==> flow/design.v <==
module part2 (
    clear,
    clock,
    digit,
    digit_valid,
    end_of_line,
    total,
    line_result
);
    input clear;
    input clock;
    input [3:0] digit;
    input digit_valid;
    input end_of_line;
    output [63:0] total;
    output [47:0] line_result;
    wire [63:0] _205;
    wire [47:0] _38;
    wire [43:0] _196;
    wire [47:0] _197;
    wire [47:0] _193;
    wire [47:0] _186;
    wire [47:0] _172;
    wire [47:0] _158;
    wire [47:0] _144;
    wire [47:0] _130;
    wire [47:0] _116;
    wire [47:0] _102;
    wire [47:0] _88;
    wire [47:0] _74;
    wire [47:0] _60;
    wire vdd;
    wire _3;
    wire _5;
    wire [47:0] _49;
    wire [3:0] _7;
    wire [47:0] _45;
    wire _46;
    wire _47;
    wire [47:0] _50;
    wire [47:0] _52;
    wire [47:0] _8;
    reg [47:0] _43;
    wire [47:0] _9;
    wire [95:0] _57;
    wire [47:0] _58;
    wire [47:0] _61;
    wire _62;
    wire _63;
    wire [47:0] _64;
    wire [47:0] _66;
    wire [47:0] _10;
    reg [47:0] _55;
    wire [47:0] _11;
    wire [95:0] _71;
    wire [47:0] _72;
    wire [47:0] _75;
    wire _76;
    wire _77;
    wire [47:0] _78;
    wire [47:0] _80;
    wire [47:0] _12;
    reg [47:0] _69;
    wire [47:0] _13;
    wire [95:0] _85;
    wire [47:0] _86;
    wire [47:0] _89;
    wire _90;
    wire _91;
    wire [47:0] _92;
    wire [47:0] _94;
    wire [47:0] _14;
    reg [47:0] _83;
    wire [47:0] _15;
    wire [95:0] _99;
    wire [47:0] _100;
    wire [47:0] _103;
    wire _104;
    wire _105;
    wire [47:0] _106;
    wire [47:0] _108;
    wire [47:0] _16;
    reg [47:0] _97;
    wire [47:0] _17;
    wire [95:0] _113;
    wire [47:0] _114;
    wire [47:0] _117;
    wire _118;
    wire _119;
    wire [47:0] _120;
    wire [47:0] _122;
    wire [47:0] _18;
    reg [47:0] _111;
    wire [47:0] _19;
    wire [95:0] _127;
    wire [47:0] _128;
    wire [47:0] _131;
    wire _132;
    wire _133;
    wire [47:0] _134;
    wire [47:0] _136;
    wire [47:0] _20;
    reg [47:0] _125;
    wire [47:0] _21;
    wire [95:0] _141;
    wire [47:0] _142;
    wire [47:0] _145;
    wire _146;
    wire _147;
    wire [47:0] _148;
    wire [47:0] _150;
    wire [47:0] _22;
    reg [47:0] _139;
    wire [47:0] _23;
    wire [95:0] _155;
    wire [47:0] _156;
    wire [47:0] _159;
    wire _160;
    wire _161;
    wire [47:0] _162;
    wire [47:0] _164;
    wire [47:0] _24;
    reg [47:0] _153;
    wire [47:0] _25;
    wire [95:0] _169;
    wire [47:0] _170;
    wire [47:0] _173;
    wire _174;
    wire _175;
    wire [47:0] _176;
    wire [47:0] _178;
    wire [47:0] _26;
    reg [47:0] _167;
    wire [47:0] _27;
    wire [95:0] _183;
    wire [47:0] _184;
    wire [47:0] _187;
    wire _188;
    wire _189;
    wire [47:0] _190;
    wire [47:0] _192;
    wire [47:0] _28;
    reg [47:0] _181;
    wire [47:0] _29;
    wire [95:0] _194;
    wire [47:0] _195;
    wire [47:0] _198;
    wire _199;
    wire _31;
    wire _200;
    wire [47:0] _201;
    wire _33;
    wire [47:0] _203;
    wire [47:0] _34;
    reg [47:0] _40;
    wire [15:0] _207;
    wire [63:0] _208;
    wire [63:0] _209;
    wire [63:0] _35;
    reg [63:0] _206;
    assign _205 = 64'b0000000000000000000000000000000000000000000000000000000000000000;
    assign _38 = 48'b000000000000000000000000000000000000000000000000;
    assign _196 = 44'b00000000000000000000000000000000000000000000;
    assign _197 = { _196,
                    _7 };
    assign _193 = 48'b000000000000000000000000000000000000000000001010;
    assign _186 = { _196,
                    _7 };
    assign _172 = { _196,
                    _7 };
    assign _158 = { _196,
                    _7 };
    assign _144 = { _196,
                    _7 };
    assign _130 = { _196,
                    _7 };
    assign _116 = { _196,
                    _7 };
    assign _102 = { _196,
                    _7 };
    assign _88 = { _196,
                   _7 };
    assign _74 = { _196,
                   _7 };
    assign _60 = { _196,
                   _7 };
    assign vdd = 1'b1;
    assign _3 = clear;
    assign _5 = clock;
    assign _49 = { _196,
                   _7 };
    assign _7 = digit;
    assign _45 = { _196,
                   _7 };
    assign _46 = _43 < _45;
    assign _47 = _31 & _46;
    assign _50 = _47 ? _49 : _43;
    assign _52 = _33 ? _38 : _50;
    assign _8 = _52;
    always @(posedge _5) begin
        if (_3)
            _43 <= _38;
        else
            _43 <= _8;
    end
    assign _9 = _43;
    assign _57 = _9 * _193;
    assign _58 = _57[47:0];
    assign _61 = _58 + _60;
    assign _62 = _55 < _61;
    assign _63 = _31 & _62;
    assign _64 = _63 ? _61 : _55;
    assign _66 = _33 ? _38 : _64;
    assign _10 = _66;
    always @(posedge _5) begin
        if (_3)
            _55 <= _38;
        else
            _55 <= _10;
    end
    assign _11 = _55;
    assign _71 = _11 * _193;
    assign _72 = _71[47:0];
    assign _75 = _72 + _74;
    assign _76 = _69 < _75;
    assign _77 = _31 & _76;
    assign _78 = _77 ? _75 : _69;
    assign _80 = _33 ? _38 : _78;
    assign _12 = _80;
    always @(posedge _5) begin
        if (_3)
            _69 <= _38;
        else
            _69 <= _12;
    end
    assign _13 = _69;
    assign _85 = _13 * _193;
    assign _86 = _85[47:0];
    assign _89 = _86 + _88;
    assign _90 = _83 < _89;
    assign _91 = _31 & _90;
    assign _92 = _91 ? _89 : _83;
    assign _94 = _33 ? _38 : _92;
    assign _14 = _94;
    always @(posedge _5) begin
        if (_3)
            _83 <= _38;
        else
            _83 <= _14;
    end
    assign _15 = _83;
    assign _99 = _15 * _193;
    assign _100 = _99[47:0];
    assign _103 = _100 + _102;
    assign _104 = _97 < _103;
    assign _105 = _31 & _104;
    assign _106 = _105 ? _103 : _97;
    assign _108 = _33 ? _38 : _106;
    assign _16 = _108;
    always @(posedge _5) begin
        if (_3)
            _97 <= _38;
        else
            _97 <= _16;
    end
    assign _17 = _97;
    assign _113 = _17 * _193;
    assign _114 = _113[47:0];
    assign _117 = _114 + _116;
    assign _118 = _111 < _117;
    assign _119 = _31 & _118;
    assign _120 = _119 ? _117 : _111;
    assign _122 = _33 ? _38 : _120;
    assign _18 = _122;
    always @(posedge _5) begin
        if (_3)
            _111 <= _38;
        else
            _111 <= _18;
    end
    assign _19 = _111;
    assign _127 = _19 * _193;
    assign _128 = _127[47:0];
    assign _131 = _128 + _130;
    assign _132 = _125 < _131;
    assign _133 = _31 & _132;
    assign _134 = _133 ? _131 : _125;
    assign _136 = _33 ? _38 : _134;
    assign _20 = _136;
    always @(posedge _5) begin
        if (_3)
            _125 <= _38;
        else
            _125 <= _20;
    end
    assign _21 = _125;
    assign _141 = _21 * _193;
    assign _142 = _141[47:0];
    assign _145 = _142 + _144;
    assign _146 = _139 < _145;
    assign _147 = _31 & _146;
    assign _148 = _147 ? _145 : _139;
    assign _150 = _33 ? _38 : _148;
    assign _22 = _150;
    always @(posedge _5) begin
        if (_3)
            _139 <= _38;
        else
            _139 <= _22;
    end
    assign _23 = _139;
    assign _155 = _23 * _193;
    assign _156 = _155[47:0];
    assign _159 = _156 + _158;
    assign _160 = _153 < _159;
    assign _161 = _31 & _160;
    assign _162 = _161 ? _159 : _153;
    assign _164 = _33 ? _38 : _162;
    assign _24 = _164;
    always @(posedge _5) begin
        if (_3)
            _153 <= _38;
        else
            _153 <= _24;
    end
    assign _25 = _153;
    assign _169 = _25 * _193;
    assign _170 = _169[47:0];
    assign _173 = _170 + _172;
    assign _174 = _167 < _173;
    assign _175 = _31 & _174;
    assign _176 = _175 ? _173 : _167;
    assign _178 = _33 ? _38 : _176;
    assign _26 = _178;
    always @(posedge _5) begin
        if (_3)
            _167 <= _38;
        else
            _167 <= _26;
    end
    assign _27 = _167;
    assign _183 = _27 * _193;
    assign _184 = _183[47:0];
    assign _187 = _184 + _186;
    assign _188 = _181 < _187;
    assign _189 = _31 & _188;
    assign _190 = _189 ? _187 : _181;
    assign _192 = _33 ? _38 : _190;
    assign _28 = _192;
    always @(posedge _5) begin
        if (_3)
            _181 <= _38;
        else
            _181 <= _28;
    end
    assign _29 = _181;
    assign _194 = _29 * _193;
    assign _195 = _194[47:0];
    assign _198 = _195 + _197;
    assign _199 = _40 < _198;
    assign _31 = digit_valid;
    assign _200 = _31 & _199;
    assign _201 = _200 ? _198 : _40;
    assign _33 = end_of_line;
    assign _203 = _33 ? _38 : _201;
    assign _34 = _203;
    always @(posedge _5) begin
        if (_3)
            _40 <= _38;
        else
            _40 <= _34;
    end
    assign _207 = 16'b0000000000000000;
    assign _208 = { _207,
                    _40 };
    assign _209 = _206 + _208;
    assign _35 = _209;
    always @(posedge _5) begin
        if (_3)
            _206 <= _205;
        else
            if (_33)
                _206 <= _35;
    end
    assign total = _206;
    assign line_result = _40;
endmodule
## Tool chain data of part2

Tool output for the design above, in the order of the flow.
Lines are those of the file above, counted from 1.
Operators: Yosys type, input widths -> output width; for muxes data width and select width s.
The mark n/a stands for no value.

- Top module: part2
- Clock input: clock
- Cell library: sky130hd
- Timing corner: tt_025C_1v80

## Word level

Source: Yosys, flattened and elaborated, memories not mapped. Widths are those after wreduce. Registers that Yosys merges into a memory's read port (data or address) are not register bits. Print and check cells do not count. Equal cells are merged and count once.

- ROM bits: 0
- Word width x clocked read ports: 0
- Word-level cells: 61
- Output and inout port bits: 112
- Register bits: 596
- Bits in latches: 0
- RAM bits: 0
- Input bits: 8
- Memories kept: 0

- Div/mod/pow operators: 0
- $lt $le $gt $ge: 12
- Equal/unequal tests: 0
- Reduce/logical cells: 1
- Add/subtract/negate cells: 12
- $mul: 11
- Mux-type cells: 0
- Bitwise operators: 12
- Shift operators: 0

Operators with widths:

| cell | count |
|---|---|
| $mul 48x3->47 const B | 10 |
| $add 48x4->48 | 10 |
| $lt 48x48->1 | 10 |
| $add 64x48->64 | 1 |
| $lt 48x9->1 | 1 |
| $mul 4x3->7 const B | 1 |
| $and 1x1->1 | 12 |
| $add 8x4->9 | 1 |
| $lt 4x4->1 | 1 |
| $reduce_or 2->1 | 1 |

## Longest topological paths

Depth = most cells in a row (Yosys ltp): at word level without a register or memory, in the mapped netlist without a sequential cell, where the memories' decode and read muxes count.

- Word-level depth: 4
- ABC_AREA: 0
- Mapped depth: 29
- Depth with buffers taken out: 26

## Mapped cells and area

Yosys stat after the flow's synthesis: flattened, memories mapped to cells. It holds for the ABC_AREA given above (unset counts as 0); a run with the other value may have another netlist.

Cells by type:

| cell type | count | area in all (sq um) |
|---|---|---|
| sky130_fd_sc_hd__ha_1 | 999 | 1.25E+04 |
| sky130_fd_sc_hd__dfxtp_1 | 424 | 8.49E+03 |
| sky130_fd_sc_hd__xnor2_1 | 305 | 2.67E+03 |
| sky130_fd_sc_hd__a21oi_1 | 515 | 2.58E+03 |
| sky130_fd_sc_hd__nor2_1 | 604 | 2.27E+03 |
| sky130_fd_sc_hd__xor2_1 | 237 | 2.08E+03 |
| sky130_fd_sc_hd__a21o_1 | 260 | 1.95E+03 |
| sky130_fd_sc_hd__a211oi_1 | 256 | 1.92E+03 |
| sky130_fd_sc_hd__nand2_1 | 448 | 1.68E+03 |
| sky130_fd_sc_hd__o21ai_0 | 327 | 1,636.57 |
| sky130_fd_sc_hd__mux2i_1 | 95 | 950.912 |
| sky130_fd_sc_hd__nand4_1 | 145 | 907.12 |
| sky130_fd_sc_hd__nand3_1 | 179 | 895.859 |
| sky130_fd_sc_hd__clkbuf_1 | 225 | 844.56 |
| sky130_fd_sc_hd__nor3_1 | 157 | 785.754 |
| sky130_fd_sc_hd__inv_1 | 193 | 724.445 |
| sky130_fd_sc_hd__o21a_1 | 72 | 540.518 |
| sky130_fd_sc_hd__nand2b_1 | 82 | 512.992 |

Other cell types: 97; their cells: 1071.

- Flip-flop cells: 424
- Mapped cells: 6,594
- Buffers: 258
- Area of sequential cells: 0.0084881 sq mm
- Cell area after synthesis: 0.0524253 sq mm

## Worst setup path after synthesis

OpenSTA on the mapped netlist: ideal clock, no wires. The path of least setup slack (recovery checks aside). Input and output delay are each 20% of the period. Register names are those of the netlist, which keeps one name where synthesis merged equal registers.

- Path type: reg-to-reg
- Start: reg _181[1]
- End: reg _40[30]
- Time at the first pin: 0.000 ns
- Clock period: 6.5 ns
- Stages: 29
- Path slack: -0.303 ns
- Arrival time: 6.718 ns
- Data required time: 6.414 ns
- Library setup time: 0.086 ns
- Path buffers: 3
- Delay of the path: 6.804 ns
- Synthesis period reached: 6.803 ns

"delay of the path" is the arrival time less input delay plus setup time.
"stages" counts driving pins, that of a launching flip-flop among them; a cell with two outputs on the path counts twice.
"synthesis period reached" is the clock period less the worst setup slack; recovery checks do not enter. This is arithmetic on one report: input and output delays are still those of the set period (20% each).
The rows between start and end are the longest chain of elaborated cells between them; the timing report does not say that the signal goes this way. Where chains are equally long, one stands for them.
Each line given opens the expression or statement behind the cell; cells for indexed reads and writes are added by Yosys, which also makes memories of some case tables.

- Cell sequence: sky130_fd_sc_hd__dfxtp_1 > sky130_fd_sc_hd__ha_1 > sky130_fd_sc_hd__ha_1 > sky130_fd_sc_hd__inv_1 > sky130_fd_sc_hd__fa_1 > sky130_fd_sc_hd__xnor2_1 > sky130_fd_sc_hd__nand3b_1 > sky130_fd_sc_hd__nor3_1 > sky130_fd_sc_hd__o2111ai_1 > sky130_fd_sc_hd__nor4_1 > sky130_fd_sc_hd__and4b_1 > sky130_fd_sc_hd__nor3b_1 > sky130_fd_sc_hd__or4b_1 > sky130_fd_sc_hd__buf_2 > sky130_fd_sc_hd__nor3_1 > sky130_fd_sc_hd__xor2_1 > sky130_fd_sc_hd__ha_1 > sky130_fd_sc_hd__a21o_1 > sky130_fd_sc_hd__a21o_1 > sky130_fd_sc_hd__a21o_1 > sky130_fd_sc_hd__a21o_1 > sky130_fd_sc_hd__a21o_1 > sky130_fd_sc_hd__a21o_1 > sky130_fd_sc_hd__a221o_1 > sky130_fd_sc_hd__a31oi_1 > sky130_fd_sc_hd__clkbuf_1 > sky130_fd_sc_hd__clkbuf_1 > sky130_fd_sc_hd__nor2_1 > sky130_fd_sc_hd__a211oi_1
- Cells in the longest elaborated chain: 4
- Elaborated cells between the ends (all ways): 4
- Source lines of those cells: 4
- Those cells by class: add/sub: 1; mul: 1; compare: 1; logic: 1

Ends and longest elaborated chain, after synthesis:

| item | RTL line | source |
|---|---|---|
| start: declaration | 143 | `reg [47:0] _181;` |
| start: assignment | 352 | `_181 <= _38;` |
| start: assignment | 354 | `_181 <= _28;` |
| $mul 48x3->47 | 357 | `assign _194 = _29 * _193;` |
| $add 48x4->48 | 359 | `assign _198 = _195 + _197;` |
| $lt 48x48->1 | 360 | `assign _199 = _40 < _198;` |
| $and 1x1->1 | 362 | `assign _200 = _31 & _199;` |
| end: assignment | 369 | `_40 <= _38;` |
| end: assignment | 371 | `_40 <= _34;` |
| end: declaration | 155 | `reg [47:0] _40;` |

## Worst path after layout

Path of least setup slack in the final report of run 1 (OpenROAD, finished layout, wires in). Where an end is a register, its clock arrival counts in the times.

- Path type: reg-to-reg
- Start: reg _181[2]
- End: reg _40[15]
- Path buffers: 5
- Clock period: 6.39 ns
- Arrival time: 6.82 ns
- Stages: 27
- Data required time: 6.96 ns
- Library setup time: 0.08 ns
- Path slack: 0.14 ns
- Time at the first pin: 0.65 ns

The rows between start and end are the longest chain of elaborated cells between them; the timing report does not say that the signal goes this way. Where chains are equally long, one stands for them.

- Cell sequence: sky130_fd_sc_hd__dfxtp_1 > sky130_fd_sc_hd__ha_1 > sky130_fd_sc_hd__ha_1 > sky130_fd_sc_hd__a211oi_4 > sky130_fd_sc_hd__o21ai_2 > sky130_fd_sc_hd__a31oi_2 > sky130_fd_sc_hd__or4_4 > sky130_fd_sc_hd__a21oi_2 > sky130_fd_sc_hd__mux2i_1 > sky130_fd_sc_hd__nand4_1 > sky130_fd_sc_hd__or4b_4 > sky130_fd_sc_hd__buf_4 > sky130_fd_sc_hd__buf_4 > sky130_fd_sc_hd__nor3_2 > sky130_fd_sc_hd__xor2_1 > sky130_fd_sc_hd__ha_1 > sky130_fd_sc_hd__a21o_1 > sky130_fd_sc_hd__a21o_1 > sky130_fd_sc_hd__a21o_1 > sky130_fd_sc_hd__a21o_1 > sky130_fd_sc_hd__a221o_1 > sky130_fd_sc_hd__a31oi_4 > sky130_fd_sc_hd__buf_12 > sky130_fd_sc_hd__buf_8 > sky130_fd_sc_hd__buf_6 > sky130_fd_sc_hd__nor2_1 > sky130_fd_sc_hd__a211oi_1
- Cells in the longest elaborated chain: 4
- Elaborated cells between the ends (all ways): 4
- Source lines of those cells: 4
- Those cells by class: add/sub: 1; mul: 1; compare: 1; logic: 1

Ends and longest elaborated chain, post-layout:

| item | RTL line | source |
|---|---|---|
| start: declaration | 143 | `reg [47:0] _181;` |
| start: assignment | 352 | `_181 <= _38;` |
| start: assignment | 354 | `_181 <= _28;` |
| $mul 48x3->47 | 357 | `assign _194 = _29 * _193;` |
| $add 48x4->48 | 359 | `assign _198 = _195 + _197;` |
| $lt 48x48->1 | 360 | `assign _199 = _40 < _198;` |
| $and 1x1->1 | 362 | `assign _200 = _31 & _199;` |
| end: assignment | 369 | `_40 <= _38;` |
| end: assignment | 371 | `_40 <= _34;` |
| end: declaration | 155 | `reg [47:0] _40;` |

Settings and measured results of 3 stored flow runs for module part2 (sky130hd), not sorted in any way. The constraints put input and output delay at 20% of the set period each and load the outputs with 0.01 pF.
"reached clock period": clock period set for the run, less the worst setup slack. It is reckoned from that one timing run; input and output delays stay at 20% of the period that was set.
"time of the worst setup path": the worst setup path's part of the clock period (all of it between registers, 20% less for each end at a port) less its slack. A launch clock that arrives late makes it longer, a capture clock that arrives late makes it shorter.
"power consumption" rests on the timing tool's default activity at the inputs, not on a simulated workload.
A setting shown as - is not set for that run.

| item | run 1 | run 2 | run 3 |
|---|---|---|---|
| CORE_UTILIZATION | 40 | 66 | 34 |
| period_ns | 6.39 | 6.65 | 5.9 |
| CAP_MARGIN | 20 | 20 | 20 |
| CORE_MARGIN | 2 | 8 | 5 |
| SLEW_MARGIN | 20 | 20 | 20 |
| CELL_PAD_IN_SITES_DETAIL_PLACEMENT | - | 0 | - |
| CTS_CLUSTER_DIAMETER | - | 61 | 158 |
| MAX_ROUTING_LAYER | - | met4 | met4 |
| MIN_ROUTING_LAYER | - | met1 | - |
| PLACE_DENSITY_LB_ADDON | - | 0.13 | - |
| ABC_AREA | - | - | 1 |
| CORE_ASPECT_RATIO | - | - | 0.76 |
| GPL_ROUTABILITY_DRIVEN | - | - | 1 |
| TNS_END_PERCENT | - | - | 65 |
| mapped cell area after synthesis (sq mm) | 0.0524253 | 0.0524253 | 0.0583059 |
| die size (sq mm) | 0.133974 | 0.0887057 | 0.17995 |
| standard-cell area of the final layout (sq mm) | 0.0618506 | 0.0586638 | 0.0664062 |
| utilization after layout (%) | 47.6 | 74.4 | 39.0 |
| setup slack of the worst path (ns) | 0.137 | 0.205 | 0.290 |
| total negative setup slack (ns) | 0.000 | 0.000 | 0.000 |
| worst hold slack in the final report (ns) | 0.475 | 0.488 | 0.492 |
| power consumption (W) | 0.016769 | 0.015479 | 0.022157 |
| reached clock period (ns) | 6.253 | 6.445 | 5.610 |
| time of the worst setup path (ns) | 6.25 | 6.45 | 5.61 |
| worst setup path kind | reg-to-reg | reg-to-reg | reg-to-reg |
